==> flow/design.v <==
module stream_fifo #(
    parameter DATA_WIDTH = 32,
    parameter FIFO_LEN = 16
) (
    input logic ACLK,
    input logic ARESETn,
    input logic [DATA_WIDTH-1:0] data_i,
    input logic valid_i,
    output logic ready_o,
    output logic [DATA_WIDTH-1:0]  data_o,
    output logic valid_o,
    input logic ready_i
);
    localparam ADDR_WIDTH = $clog2(FIFO_LEN);
    logic [DATA_WIDTH-1:0] fifo_mem [FIFO_LEN];
    logic [ADDR_WIDTH-1:0] read_ptr, read_ptr_reg;
    logic [ADDR_WIDTH-1:0] write_ptr;
    logic [ADDR_WIDTH:0] count;
    assign data_o = fifo_mem[read_ptr];
    assign valid_o = (count > 0);
    assign ready_o = !(count == FIFO_LEN);
    always_ff @(posedge ACLK or negedge ARESETn) begin
        if (!ARESETn) begin
            read_ptr <= 0;
            write_ptr <= 0;
            count <= 0;
        end
        else begin
            if (valid_i && ready_o) begin
                write_ptr <= (write_ptr == (FIFO_LEN - 1)) ? 0 : write_ptr + 1;
            end
            if (valid_o && ready_i) begin
                read_ptr <= (read_ptr == (FIFO_LEN - 1)) ? 0 : read_ptr + 1;
            end
            if (valid_i && ready_o && !(valid_o && ready_i)) begin
                count <= count + 1;
            end
            else if (!(valid_i && ready_o) && (valid_o && ready_i)) begin
                count <= count - 1;
            end
        end
    end
    always @(posedge ACLK) begin
        if (valid_i && ready_o) begin
            fifo_mem[write_ptr] <= data_i;
        end
    end
endmodule
module algorithm_selector_XY #(
    parameter MAX_ROUTERS_X = 4,
    parameter MAX_ROUTERS_X_WIDTH
    = $clog2(MAX_ROUTERS_X),
    parameter MAX_ROUTERS_Y = 4,
    parameter MAX_ROUTERS_Y_WIDTH
    = $clog2(MAX_ROUTERS_Y),
    parameter ROUTER_X = 0,
    parameter ROUTER_Y = 0,
    parameter CHANNEL_NUMBER = 5
) (
    input  logic [MAX_ROUTERS_X_WIDTH-1:0] target_x_i,
    input  logic [MAX_ROUTERS_Y_WIDTH-1:0] target_y_i,
    output logic [CHANNEL_NUMBER-1:0]      selector_o
);
    assign selector_o[0] = ((target_x_i == ROUTER_X) && (target_y_i == ROUTER_Y));
    assign selector_o[1] = (target_y_i < ROUTER_Y);
    assign selector_o[2] = (target_x_i > ROUTER_X);
    assign selector_o[3] = (target_y_i > ROUTER_Y);
    assign selector_o[4] = (target_x_i < ROUTER_X);
endmodule
module arbiter #(
    parameter AXIS_DATA_WIDTH = 40,
    parameter ID_WIDTH = 4,
    parameter CHANNEL_NUMBER = 5,
    parameter CHANNEL_NUMBER_WIDTH
    = $clog2(CHANNEL_NUMBER),
    parameter MAX_ROUTERS_X = 4,
    parameter MAX_ROUTERS_X_WIDTH
    = $clog2(MAX_ROUTERS_X),
    parameter MAX_ROUTERS_Y = 4,
    parameter MAX_ROUTERS_Y_WIDTH
    = $clog2(MAX_ROUTERS_Y),
    parameter FLIT_WIDTH = AXIS_DATA_WIDTH + 2*(AXIS_DATA_WIDTH/8) + 1 + ID_WIDTH
) (
    input clk_i, rst_n_i,
    input  logic [CHANNEL_NUMBER*FLIT_WIDTH-1:0] in_data_i,
    input  logic [CHANNEL_NUMBER-1:0]            in_valid_i,
    output logic [CHANNEL_NUMBER-1:0]            in_ready_o,
    output logic [FLIT_WIDTH-1:0]                out_data_o,
    output logic                                 out_valid_o,
    input  logic                                 out_ready_i,
    output logic [CHANNEL_NUMBER_WIDTH-1:0] current_grant_o,
    output logic [MAX_ROUTERS_X_WIDTH-1:0] target_x_o,
    output logic [MAX_ROUTERS_Y_WIDTH-1:0] target_y_o
);
    localparam [ID_WIDTH-1:0] ROUTING_HEADER = '0;
    logic [MAX_ROUTERS_X_WIDTH-1:0] target_x_reg [CHANNEL_NUMBER];
    logic [MAX_ROUTERS_Y_WIDTH-1:0] target_y_reg [CHANNEL_NUMBER];
    logic [CHANNEL_NUMBER_WIDTH-1:0] next_grant;
    logic [CHANNEL_NUMBER_WIDTH-1:0] increment;
    logic [CHANNEL_NUMBER-1:0] valid_i;
    logic [CHANNEL_NUMBER*2 - 1:0] shifted_valid_i;
    logic [7:0] packages_left [CHANNEL_NUMBER];
    logic [ID_WIDTH-1:0] out_tid;
    logic [AXIS_DATA_WIDTH-1:0] out_tdata;
    logic out_is_header;
    assign out_tid   = out_data_o[ID_WIDTH-1:0];
    assign out_tdata = out_data_o[FLIT_WIDTH-1 -: AXIS_DATA_WIDTH];
    assign out_is_header = out_valid_o && (out_tid == ROUTING_HEADER);
    assign target_x_o = out_is_header ?
                        out_tdata[
                            MAX_ROUTERS_X_WIDTH+MAX_ROUTERS_Y_WIDTH-1:
                            MAX_ROUTERS_X_WIDTH
                        ] : target_x_reg[current_grant_o];
    assign target_y_o = out_is_header ?
                        out_tdata[
                            MAX_ROUTERS_X_WIDTH-1:0
                        ] : target_y_reg[current_grant_o];
    assign valid_i = in_valid_i;
    assign shifted_valid_i = {valid_i, valid_i} >> current_grant_o;
    always_ff @(posedge clk_i or negedge rst_n_i) begin
        if (!rst_n_i) begin
            current_grant_o <= '0;
            for (int i = 0; i < CHANNEL_NUMBER; i++) begin
                packages_left[i] <= '0;
                target_x_reg[i]  <= '0;
                target_y_reg[i]  <= '0;
            end
        end
        else begin
            if (out_is_header) begin
                packages_left[current_grant_o] <= out_tdata[
                    (MAX_ROUTERS_X_WIDTH+MAX_ROUTERS_Y_WIDTH) * 2
                    +8-1:
                    (MAX_ROUTERS_X_WIDTH+MAX_ROUTERS_Y_WIDTH) * 2
                ];
                target_y_reg[current_grant_o] <= out_tdata[
                    MAX_ROUTERS_X_WIDTH-1:0
                ];
                target_x_reg[current_grant_o] <= out_tdata[
                    MAX_ROUTERS_X_WIDTH+MAX_ROUTERS_Y_WIDTH-1:
                    MAX_ROUTERS_X_WIDTH
                ];
            end
            else begin
                packages_left[current_grant_o] <= packages_left[current_grant_o] - {7'd0, (in_ready_o[current_grant_o] & out_valid_o)};
            end
            if (!in_ready_o[current_grant_o] || !out_valid_o || (packages_left[current_grant_o] == 1 && out_valid_o && in_ready_o[current_grant_o])) begin
                current_grant_o <= next_grant;
            end
        end
    end
    always_comb begin
        next_grant = current_grant_o;
        increment = 0;
        for (int i = CHANNEL_NUMBER-1; i > 0; i--) begin
            if (shifted_valid_i[i]) begin
                increment = i;
            end
        end
        next_grant = ({29'd0, next_grant} + {29'd0, increment}) >= CHANNEL_NUMBER ?
        (next_grant + increment - CHANNEL_NUMBER):
        (next_grant + increment);
    end
    always_comb begin
        in_ready_o = '0;
        out_data_o  = in_data_i[current_grant_o*FLIT_WIDTH +: FLIT_WIDTH];
        out_valid_o = in_valid_i[current_grant_o];
        in_ready_o[current_grant_o] = out_ready_i;
    end
endmodule
module algorithm #(
    parameter AXIS_DATA_WIDTH = 40,
    parameter ID_WIDTH = 4,
    parameter CHANNEL_NUMBER = 5,
    parameter CHANNEL_NUMBER_WIDTH
    = $clog2(CHANNEL_NUMBER),
    parameter MAX_ROUTERS_X = 4,
    parameter MAX_ROUTERS_X_WIDTH
    = $clog2(MAX_ROUTERS_X),
    parameter MAX_ROUTERS_Y = 4,
    parameter MAX_ROUTERS_Y_WIDTH
    = $clog2(MAX_ROUTERS_Y),
    parameter ROUTER_X = 0,
    parameter ROUTER_Y = 0,
    parameter FLIT_WIDTH = AXIS_DATA_WIDTH + 2*(AXIS_DATA_WIDTH/8) + 1 + ID_WIDTH
) (
    input clk_i, rst_n_i,
    input  logic [FLIT_WIDTH-1:0]                in_data_i,
    input  logic                                 in_valid_i,
    output logic                                 in_ready_o,
    output logic [CHANNEL_NUMBER*FLIT_WIDTH-1:0] out_data_o,
    output logic [CHANNEL_NUMBER-1:0]            out_valid_o,
    input  logic [CHANNEL_NUMBER-1:0]            out_ready_i,
    input logic [MAX_ROUTERS_X_WIDTH-1:0] target_x_i,
    input logic [MAX_ROUTERS_Y_WIDTH-1:0] target_y_i
);
    localparam [ID_WIDTH-1:0] ROUTING_HEADER = '0;
    logic [CHANNEL_NUMBER_WIDTH-1:0] ctrl;
    logic [CHANNEL_NUMBER-1:0] selector;
    logic [CHANNEL_NUMBER-1:0] busy;
    logic [CHANNEL_NUMBER-1:0] busy_next;
    logic in_is_header;
    logic in_tlast;
    logic pass;
    assign in_is_header = (in_data_i[ID_WIDTH-1:0] == ROUTING_HEADER);
    assign in_tlast     = in_data_i[ID_WIDTH];
    algorithm_selector_XY #(
       .MAX_ROUTERS_X(MAX_ROUTERS_X),
       .MAX_ROUTERS_Y(MAX_ROUTERS_Y),
       .ROUTER_X(ROUTER_X),
       .ROUTER_Y(ROUTER_Y),
       .CHANNEL_NUMBER(CHANNEL_NUMBER)
    ) algorithm_selector (
        .target_x_i(target_x_i),
        .target_y_i(target_y_i),
        .selector_o(selector)
    );
    always_comb begin
        ctrl = '0;
        for (int i = 0; i < CHANNEL_NUMBER; i++) begin
            if(selector[CHANNEL_NUMBER - 1 - i]) begin
                ctrl = CHANNEL_NUMBER - 1 - i;
            end
        end
    end
    assign pass = !in_is_header || !busy[ctrl];
    always_comb begin
        out_data_o  = '0;
        out_valid_o = '0;
        in_ready_o  = pass ? out_ready_i[ctrl] : 1'b0;
        out_data_o[ctrl*FLIT_WIDTH +: FLIT_WIDTH] = pass ? in_data_i : '0;
        out_valid_o[ctrl] = pass ? in_valid_i : 1'b0;
    end
    always_ff @(posedge clk_i or negedge rst_n_i) begin
        if(!rst_n_i) begin
            busy <= '0;
        end else begin
            busy <= busy_next;
        end
    end
    always_comb begin
        busy_next = busy;
        if (in_valid_i && in_is_header) begin
            busy_next[ctrl] = out_ready_i[ctrl] ? 1'b1 : busy[ctrl];
        end
        else if (in_valid_i) begin
            if (in_tlast && out_ready_i[ctrl]) begin
                busy_next[ctrl] = 1'b0;
            end
        end
    end
endmodule
module router #(
    parameter AXIS_DATA_WIDTH = 40,
    parameter ID_WIDTH = 4,
    parameter CHANNEL_NUMBER = 5,
    parameter BUFFER_LENGTH = 8,
    parameter MAX_ROUTERS_X = 4,
    parameter MAX_ROUTERS_X_WIDTH
    = $clog2(MAX_ROUTERS_X),
    parameter MAX_ROUTERS_Y = 4,
    parameter MAX_ROUTERS_Y_WIDTH
    = $clog2(MAX_ROUTERS_Y),
    parameter ROUTER_X = 1,
    parameter ROUTER_Y = 2,
    parameter STRB_WIDTH = AXIS_DATA_WIDTH/8
)(
    input  clk_i, rst_n_i,
    input  logic [CHANNEL_NUMBER*AXIS_DATA_WIDTH-1:0] in_tdata_i,
    input  logic [CHANNEL_NUMBER*STRB_WIDTH-1:0]      in_tstrb_i,
    input  logic [CHANNEL_NUMBER*STRB_WIDTH-1:0]      in_tkeep_i,
    input  logic [CHANNEL_NUMBER-1:0]                 in_tlast_i,
    input  logic [CHANNEL_NUMBER*ID_WIDTH-1:0]        in_tid_i,
    input  logic [CHANNEL_NUMBER-1:0]                 in_tvalid_i,
    output logic [CHANNEL_NUMBER-1:0]                 in_tready_o,
    output logic [CHANNEL_NUMBER*AXIS_DATA_WIDTH-1:0] out_tdata_o,
    output logic [CHANNEL_NUMBER*STRB_WIDTH-1:0]      out_tstrb_o,
    output logic [CHANNEL_NUMBER*STRB_WIDTH-1:0]      out_tkeep_o,
    output logic [CHANNEL_NUMBER-1:0]                 out_tlast_o,
    output logic [CHANNEL_NUMBER*ID_WIDTH-1:0]        out_tid_o,
    output logic [CHANNEL_NUMBER-1:0]                 out_tvalid_o,
    input  logic [CHANNEL_NUMBER-1:0]                 out_tready_i
);
    localparam FLIT_WIDTH = AXIS_DATA_WIDTH + 2*STRB_WIDTH + 1 + ID_WIDTH;
    logic [CHANNEL_NUMBER*FLIT_WIDTH-1:0] in_flit;
    logic [CHANNEL_NUMBER*FLIT_WIDTH-1:0] queue_o_data;
    logic [CHANNEL_NUMBER-1:0]            queue_o_valid;
    logic [CHANNEL_NUMBER-1:0]            queue_o_ready;
    logic [FLIT_WIDTH-1:0] arbiter_o_data;
    logic                  arbiter_o_valid;
    logic                  arbiter_o_ready;
    logic [CHANNEL_NUMBER*FLIT_WIDTH-1:0] out_flit;
    logic [MAX_ROUTERS_X_WIDTH-1:0] target_x;
    logic [MAX_ROUTERS_Y_WIDTH-1:0] target_y;
    generate
        genvar i;
        for (i = 0; i < CHANNEL_NUMBER; i++) begin : gen_fifos
            assign in_flit[i*FLIT_WIDTH +: FLIT_WIDTH] = {
                in_tdata_i[i*AXIS_DATA_WIDTH +: AXIS_DATA_WIDTH],
                in_tstrb_i[i*STRB_WIDTH +: STRB_WIDTH],
                in_tkeep_i[i*STRB_WIDTH +: STRB_WIDTH],
                in_tlast_i[i],
                in_tid_i[i*ID_WIDTH +: ID_WIDTH]
            };
            assign {
                out_tdata_o[i*AXIS_DATA_WIDTH +: AXIS_DATA_WIDTH],
                out_tstrb_o[i*STRB_WIDTH +: STRB_WIDTH],
                out_tkeep_o[i*STRB_WIDTH +: STRB_WIDTH],
                out_tlast_o[i],
                out_tid_o[i*ID_WIDTH +: ID_WIDTH]
            } = out_flit[i*FLIT_WIDTH +: FLIT_WIDTH];
            stream_fifo #(
                .DATA_WIDTH(FLIT_WIDTH),
                .FIFO_LEN(BUFFER_LENGTH)
            ) q (
                .ACLK(clk_i),
                .ARESETn(rst_n_i),
                .data_i(in_flit[i*FLIT_WIDTH +: FLIT_WIDTH]),
                .valid_i(in_tvalid_i[i]),
                .ready_o(in_tready_o[i]),
                .data_o(queue_o_data[i*FLIT_WIDTH +: FLIT_WIDTH]),
                .valid_o(queue_o_valid[i]),
                .ready_i(queue_o_ready[i])
            );
        end
    endgenerate
    arbiter #(
        .AXIS_DATA_WIDTH(AXIS_DATA_WIDTH),
        .ID_WIDTH(ID_WIDTH),
        .CHANNEL_NUMBER(CHANNEL_NUMBER),
        .MAX_ROUTERS_X(MAX_ROUTERS_X),
        .MAX_ROUTERS_Y(MAX_ROUTERS_Y)
    ) arb (
        .clk_i(clk_i), .rst_n_i(rst_n_i),
        .in_data_i(queue_o_data),
        .in_valid_i(queue_o_valid),
        .in_ready_o(queue_o_ready),
        .out_data_o(arbiter_o_data),
        .out_valid_o(arbiter_o_valid),
        .out_ready_i(arbiter_o_ready),
        .current_grant_o(),
        .target_x_o(target_x),
        .target_y_o(target_y)
    );
    algorithm #(
        .AXIS_DATA_WIDTH(AXIS_DATA_WIDTH),
        .ID_WIDTH(ID_WIDTH),
        .CHANNEL_NUMBER(CHANNEL_NUMBER),
        .MAX_ROUTERS_X(MAX_ROUTERS_X),
        .MAX_ROUTERS_Y(MAX_ROUTERS_Y),
        .ROUTER_X(ROUTER_X),
        .ROUTER_Y(ROUTER_Y)
    ) alg (
        .clk_i(clk_i), .rst_n_i(rst_n_i),
        .in_data_i(arbiter_o_data),
        .in_valid_i(arbiter_o_valid),
        .in_ready_o(arbiter_o_ready),
        .out_data_o(out_flit),
        .out_valid_o(out_tvalid_o),
        .out_ready_i(out_tready_i),
        .target_x_i(target_x),
        .target_y_i(target_y)
    );
endmodule
From RTL to reports: router
The steps from the RTL of router to its reports follow in flow order.
Lines are those of the file above, counted from 1.
Operators: Yosys type, input widths -> output width; for muxes data width and select width s.
Library cell names are shortened.
{"block": "setup", "design": "router", "clock": "clk_i", "lib": "sky130hd", "pvt_corner": "tt_025C_1v80"}

Word level
Source: Yosys, flattened and elaborated. Widths are those after wreduce. Registers that Yosys merges into a memory's read port (data or address) are not register bits. Print and check cells do not count.
Yosys's memory passes give these memory sizes; they may raise the number of words (mostly to a power of two), join words into wider ones and drop unused or constant bits.
{"block": "bits", "output_inout_bits": 285, "ramBits": 2200, "memories": 5, "regBits": 118, "word_cells": 250, "inputBits": 287}
{"block": "op_classes", "reduce_and_logical": 62, "compare": 10, "addsub": 27, "shifts": 12, "n_mux": 73, "logic": 5, "mul": 2, "n_eq": 22}
{"block": "mem_list", "name": "gen_fifos[0].q.fifo_mem", "size": 8, "width": 55, "rd": 1, "wr": 1, "line": 15, "rtl": "logic [DATA_WIDTH-1:0] fifo_mem [FIFO_LEN];"}
{"block": "mem_list", "name": "gen_fifos[1].q.fifo_mem", "size": 8, "width": 55, "rd": 1, "wr": 1, "line": 15}
{"block": "mem_list", "name": "gen_fifos[2].q.fifo_mem", "size": 8, "width": 55, "rd": 1, "wr": 1, "line": 15}
{"block": "mem_list", "name": "gen_fifos[3].q.fifo_mem", "size": 8, "width": 55, "rd": 1, "wr": 1, "line": 15}
{"block": "mem_list", "name": "gen_fifos[4].q.fifo_mem", "size": 8, "width": 55, "rd": 1, "wr": 1, "line": 15}
{"block": "ops", "op": "$mux 55", "count": 6}
{"block": "ops", "op": "$shiftx 275x32->55", "count": 1}
{"block": "ops", "op": "$shift 55x33->275", "count": 1}
{"block": "ops", "op": "$mux 8", "count": 16}
{"block": "ops", "op": "$mux 3", "count": 25}
{"block": "ops", "op": "$mul 3x6->9 const B", "count": 2}
{"block": "ops", "op": "$pmux 8 s5", "count": 1}
{"block": "ops", "op": "$mux 4", "count": 10}
{"block": "ops", "op": "$eq 3x3->1 const B", "count": 11}
{"block": "ops", "op": "$neg 32->33", "count": 1}
{"block": "ops", "op": "$ge 32x3->1 const B", "count": 1}
{"block": "ops", "op": "$add 3x1->3 const B", "count": 10}
{"block": "ops", "op": "$logic_and 1x1->1", "count": 25}
{"block": "ops", "op": "$add 4x1->4 const B", "count": 5}
{"block": "ops", "op": "$sub 4x1->4 const B", "count": 5}
{"block": "ops", "op": "$gt 4x1->1 const B", "count": 5}
{"block": "ops", "op": "$eq 4x4->1 const B", "count": 5}
{"block": "ops", "op": "$shiftx 5x3->1", "count": 4}
{"block": "ops", "op": "$pmux 2 s5", "count": 2}
{"block": "ops", "op": "$logic_not 1->1", "count": 19}
{"block": "ops", "op": "$shift 1x4->5", "count": 3}
{"block": "ops", "op": "$mux 5", "count": 3}
{"block": "ops", "op": "$reduce_bool 2->1", "count": 7}
{"block": "ops", "op": "$reduce_and 2->1", "count": 6}
{"block": "ops", "op": "$shift 1x4->5 const A", "count": 2}
{"block": "ops", "op": "$shr 10x3->5", "count": 1}
{"block": "ops", "op": "$or 5x5->5", "count": 2}
{"block": "ops", "op": "$neg 3->4", "count": 2}
Not listed: further kinds 21, cells in them 32.

Logic depth
Yosys ltp: most cells in a row. Word level: on the elaborated netlist, between registers, memories and ports. Mapped: between sequential cells and ports; inverters and the memories' decode and read muxes count.
{"block": "logic_depth", "ltp_word": 21, "abc_area": 0, "mapped_depth": 26, "mapped_depth_nobuf": 21}

Mapped cells and area
Source: synth_stat.txt of the flow (Yosys; design flattened, memories mapped). It holds for the ABC_AREA given above (unset counts as 0); a run with the other value may have another netlist.
{"block": "types", "cell_type": "edfxtp_1", "count": 2200, "area_total_um2": 6.61E+04}
{"block": "types", "cell_type": "mux4_2", "count": 563, "area_total_um2": 1.27E+04}
{"block": "types", "cell_type": "mux2i_1", "count": 311, "area_total_um2": 3.11E+03}
{"block": "types", "cell_type": "dfrtp_1", "count": 118, "area_total_um2": 2.95E+03}
{"block": "types", "cell_type": "nor2_1", "count": 345, "area_total_um2": 1.29E+03}
{"block": "types", "cell_type": "ha_1", "count": 51, "area_total_um2": 638.112}
{"block": "types", "cell_type": "nand2_1", "count": 162, "area_total_um2": 608.083}
{"block": "types", "cell_type": "mux2_2", "count": 48, "area_total_um2": 540.518}
{"block": "types", "cell_type": "clkbuf_1", "count": 134, "area_total_um2": 502.982}
{"block": "types", "cell_type": "o22ai_1", "count": 62, "area_total_um2": 387.872}
{"block": "types", "cell_type": "a21oi_1", "count": 57, "area_total_um2": 285.274}
{"block": "types", "cell_type": "o21ai_0", "count": 54, "area_total_um2": 270.259}
{"block": "types", "cell_type": "buf_1", "count": 69, "area_total_um2": 258.998}
{"block": "types", "cell_type": "nor3_1", "count": 36, "area_total_um2": 180.173}
{"block": "types", "cell_type": "a22oi_1", "count": 23, "area_total_um2": 172.666}
{"block": "types", "cell_type": "xnor2_1", "count": 19, "area_total_um2": 166.41}
{"block": "types", "cell_type": "buf_2", "count": 30, "area_total_um2": 150.144}
{"block": "types", "cell_type": "nand2b_1", "count": 23, "area_total_um2": 143.888}
Other cell types: 59; their cells: 276.
{"block": "synth_totals", "buffers": 248, "seqArea_um2": 69016.2, "synth_area_um2": 92487.5, "mapped_cells": 4581, "ffs": 2318}
By module: a second synthesis without flattening, with its own total; a netlist apart from the flattened one above.
{"block": "unflattened", "hier_cells": 4592, "area_unflattened_um2": 94748.4}
Rows give one instance, submodules left out.
{"block": "modules", "module": "stream_fifo", "mod_seq_area_um2": 13462.9, "mod_area_um2": 17172.7, "n_cells": 702, "instances": 5}
{"block": "modules", "module": "arbiter", "mod_seq_area_um2": 1576.5, "mod_area_um2": 5939.4, "n_cells": 675, "instances": 1}
{"block": "modules", "module": "algorithm", "mod_seq_area_um2": 125.1, "mod_area_um2": 2915.3, "n_cells": 402, "instances": 1}
{"block": "modules", "module": "algorithm_selector_XY", "mod_seq_area_um2": 0.0, "mod_area_um2": 30.0, "n_cells": 5, "instances": 1}
{"block": "modules", "module": "router", "mod_seq_area_um2": 0.0, "mod_area_um2": 0.0, "n_cells": 0, "instances": 1}

Path before layout
Source: OpenSTA report_checks on the synthesized netlist (no wires, ideal clock, input and output delay 20% of the period each), path of least setup slack; recovery checks are left aside. Register names are those of the netlist, which keeps one name where synthesis merged equal registers.
{"block": "synth_path", "path_type": "input to register", "startpoint": "input in_tvalid_i[4]", "endpoint": "memory gen_fifos[4].q.fifo_mem[0][0]", "arrival_ns": 6.880, "t_required_ns": 6.896, "setup_time_ns": 0.604, "tclk_ns": 7.5, "n_path_buf": 0, "path_stages": 2, "path_slack_ns": 0.016, "launch_ns": 1.500, "in_delay_ns": 1.500, "path_delay_ns": 5.984, "synth_period_reached_ns": 7.484}
"path_delay_ns" = arrival - input delay + setup time.
"path_stages": output pins that drive a net of the path, with the launching flip-flop's if there is one; two outputs of one cell count as two.
"synth_period_reached_ns" is the clock period less the worst setup slack; recovery checks do not enter. This is arithmetic on one report: input and output delays are still those of the set period (20% each).
The rows between start and end are the longest chain of elaborated cells between them; the timing report does not say that the signal goes this way. Where chains are equally long, one stands for them.
Each line given opens the expression or statement behind the cell; cells for indexed reads and writes are added by Yosys, which also makes memories of some case tables.
The path ends at the enable pin of a flip-flop; only ways to that pin are counted.
{"block": "synth_via", "cell_sequence": "nand2_1 nor4_1", "elab_chain_cells": 2, "cone_cells": 3, "cone_classes": "mux (2); reduce/logical (1)"}
{"block": "synth_lines", "item": "start: declaration", "line": 274, "rtl": "input  logic [CHANNEL_NUMBER-1:0]                 in_tvalid_i,"}
{"block": "synth_lines", "item": "$logic_and 1x1->1", "line": 44, "rtl": "if (valid_i && ready_o) begin"}
{"block": "synth_lines", "item": "$mux 3", "line": 44}
{"block": "synth_lines", "item": "end: declaration", "line": 15, "rtl": "logic [DATA_WIDTH-1:0] fifo_mem [FIFO_LEN];"}

Timing after layout
From the final timing report of entry A: the path of least setup slack in the routed layout; clock arrival at registers is part of the times.
{"block": "layout_path", "path_type": "register to output", "startpoint": "register arb.current_grant_o[0]", "endpoint": "output out_tdata_o[18]", "arrival_ns": 5.94, "t_required_ns": 6.00, "n_path_buf": 7, "tclk_ns": 7.5, "path_slack_ns": 0.06, "out_delay_ns": 1.50, "launch_ns": 0.80, "path_stages": 20}
The rows between start and end are the longest chain of elaborated cells between them; the timing report does not say that the signal goes this way. Where chains are equally long, one stands for them.
{"block": "layout_via", "cell_sequence": "dfrtp_1 buf_4 nor2_1 nand2_2 nor3_1 nor4_4 buf_4 and3_2 a31oi_2 nor2_2 nor2_4 ha_2 buf_4 and3_1 nand3_2 clkbuf_16 buf_12 buf_6 nor2_1 clkdlybuf4s50_1", "elab_chain_cells": 16, "cone_cells": 34, "cone_classes": "add/sub (1); mul (2); compare (4); eq/ne (6); shift (4); mux (10); reduce/logical (7)"}
{"block": "layout_lines", "item": "start: declaration", "line": 91, "rtl": "output logic [CHANNEL_NUMBER_WIDTH-1:0] current_grant_o,"}
{"block": "layout_lines", "item": "start: assignment", "line": 122, "rtl": "current_grant_o <= '0;"}
{"block": "layout_lines", "item": "start: assignment", "line": 148, "rtl": "current_grant_o <= next_grant;"}
{"block": "layout_lines", "item": "$mul 3x6->9", "line": 166, "rtl": "out_data_o  = in_data_i[current_grant_o*FLIT_WIDTH +: FLIT_WIDTH];"}
{"block": "layout_lines", "item": "$shiftx 275x32->55", "line": 166}
{"block": "layout_lines", "item": "$logic_not 4->1", "line": 108, "rtl": "assign out_is_header = out_valid_o && (out_tid == ROUTING_HEADER);"}
{"block": "layout_lines", "item": "$logic_and 1x1->1", "line": 108}
{"block": "layout_lines", "item": "$mux 2", "line": 109}
{"block": "layout_lines", "item": "$lt 2x1->1", "line": 68}
{"block": "layout_lines", "item": "$mux 3 (5 in a row)", "line": 221, "rtl": "if(selector[CHANNEL_NUMBER - 1 - i]) begin"}
{"block": "layout_lines", "item": "$shiftx 5x3->1", "line": 226, "rtl": "assign pass = !in_is_header || !busy[ctrl];"}
{"block": "layout_lines", "item": "$logic_not 1->1", "line": 226}
{"block": "layout_lines", "item": "$logic_or 1x1->1", "line": 226}
{"block": "layout_lines", "item": "$mux 55", "line": 231, "rtl": "out_data_o[ctrl*FLIT_WIDTH +: FLIT_WIDTH] = pass ? in_data_i : '0;"}
{"block": "layout_lines", "item": "$shift 55x33->275", "line": 231}
{"block": "layout_lines", "item": "end: declaration", "line": 276, "rtl": "output logic [CHANNEL_NUMBER*AXIS_DATA_WIDTH-1:0] out_tdata_o,"}

Hand-over note for router

Design router on sky130hd. What follows are 3 stored runs of the flow, each under its own settings; their order means nothing. The constraints put input and output delay at 20% of the set period each and load the outputs with 0.01 pF.
"period_less_ws_ns": clock period set for the run, less the worst setup slack. It is reckoned from that one timing run; input and output delays stay at 20% of the period that was set.
"critical_path_time_ns" means the part of the period allowed to the worst setup path (the constraints hold back 20% at inputs and 20% at outputs) less its slack; where the path has registers, the arrival times of their clocks count too.
"power.total_w" is the tool's figure for a default switching activity; nothing was simulated.

{"run": "entry A", "settings": { "CAP_MARGIN": 40, "CORE_ASPECT_RATIO": 1.47, "CORE_UTILIZATION": 32, "CTS_CLUSTER_DIAMETER": 223, "CTS_CLUSTER_SIZE": 48, "GPL_TIMING_DRIVEN": 0, "PLACE_DENSITY": 0.6, "period_ns": 7.5, "CORE_MARGIN": 2, "SLEW_MARGIN": 20 }, "results": { "setup_ws_ns": 0.063, "ys_area_um2": 92487.5, "util_pct": 38.4, "timing.setup.tns_ns": 0.000, "critical_path_time_ns": 5.94, "worst_setup_path_type": "register to output", "worst_hold_slack_ns": 0.504, "power.total_w": 0.048167, "period_less_ws_ns": 7.437, "finalCellArea_um2": 110684.0, "die_um2": 293418.0 }}
{"run": "entry B", "settings": { "CORE_UTILIZATION": 32, "CTS_CLUSTER_SIZE": 48, "GPL_TIMING_DRIVEN": 0, "PLACE_DENSITY": 0.6, "period_ns": 7.5, "CAP_MARGIN": 20, "CORE_MARGIN": 2, "SLEW_MARGIN": 20 }, "results": { "setup_ws_ns": 0.070, "ys_area_um2": 92487.5, "util_pct": 39.9, "timing.setup.tns_ns": 0.000, "critical_path_time_ns": 5.93, "worst_setup_path_type": "register to output", "worst_hold_slack_ns": 0.480, "power.total_w": 0.05181, "period_less_ws_ns": 7.430, "finalCellArea_um2": 114838.0, "die_um2": 293341.0 }}
{"run": "entry C", "settings": { "ABC_AREA": 0, "CELL_PAD_IN_SITES_GLOBAL_PLACEMENT": 2, "CORE_ASPECT_RATIO": 1.35, "CORE_MARGIN": 4, "CORE_UTILIZATION": 55, "CTS_CLUSTER_DIAMETER": 157, "GPL_TIMING_DRIVEN": 0, "MIN_ROUTING_LAYER": "met2", "PLACE_DENSITY_LB_ADDON": 0.17, "SLEW_MARGIN": 15, "TNS_END_PERCENT": 25, "period_ns": 7.5, "CAP_MARGIN": 20 }, "results": { "setup_ws_ns": -0.105, "ys_area_um2": 92487.5, "util_pct": 67.1, "timing.setup.tns_ns": -0.519, "critical_path_time_ns": 6.11, "worst_setup_path_type": "register to output", "worst_hold_slack_ns": 0.486, "power.total_w": 0.051546, "period_less_ws_ns": 7.605, "finalCellArea_um2": 111925.0, "die_um2": 174859.0 }}

End of note.
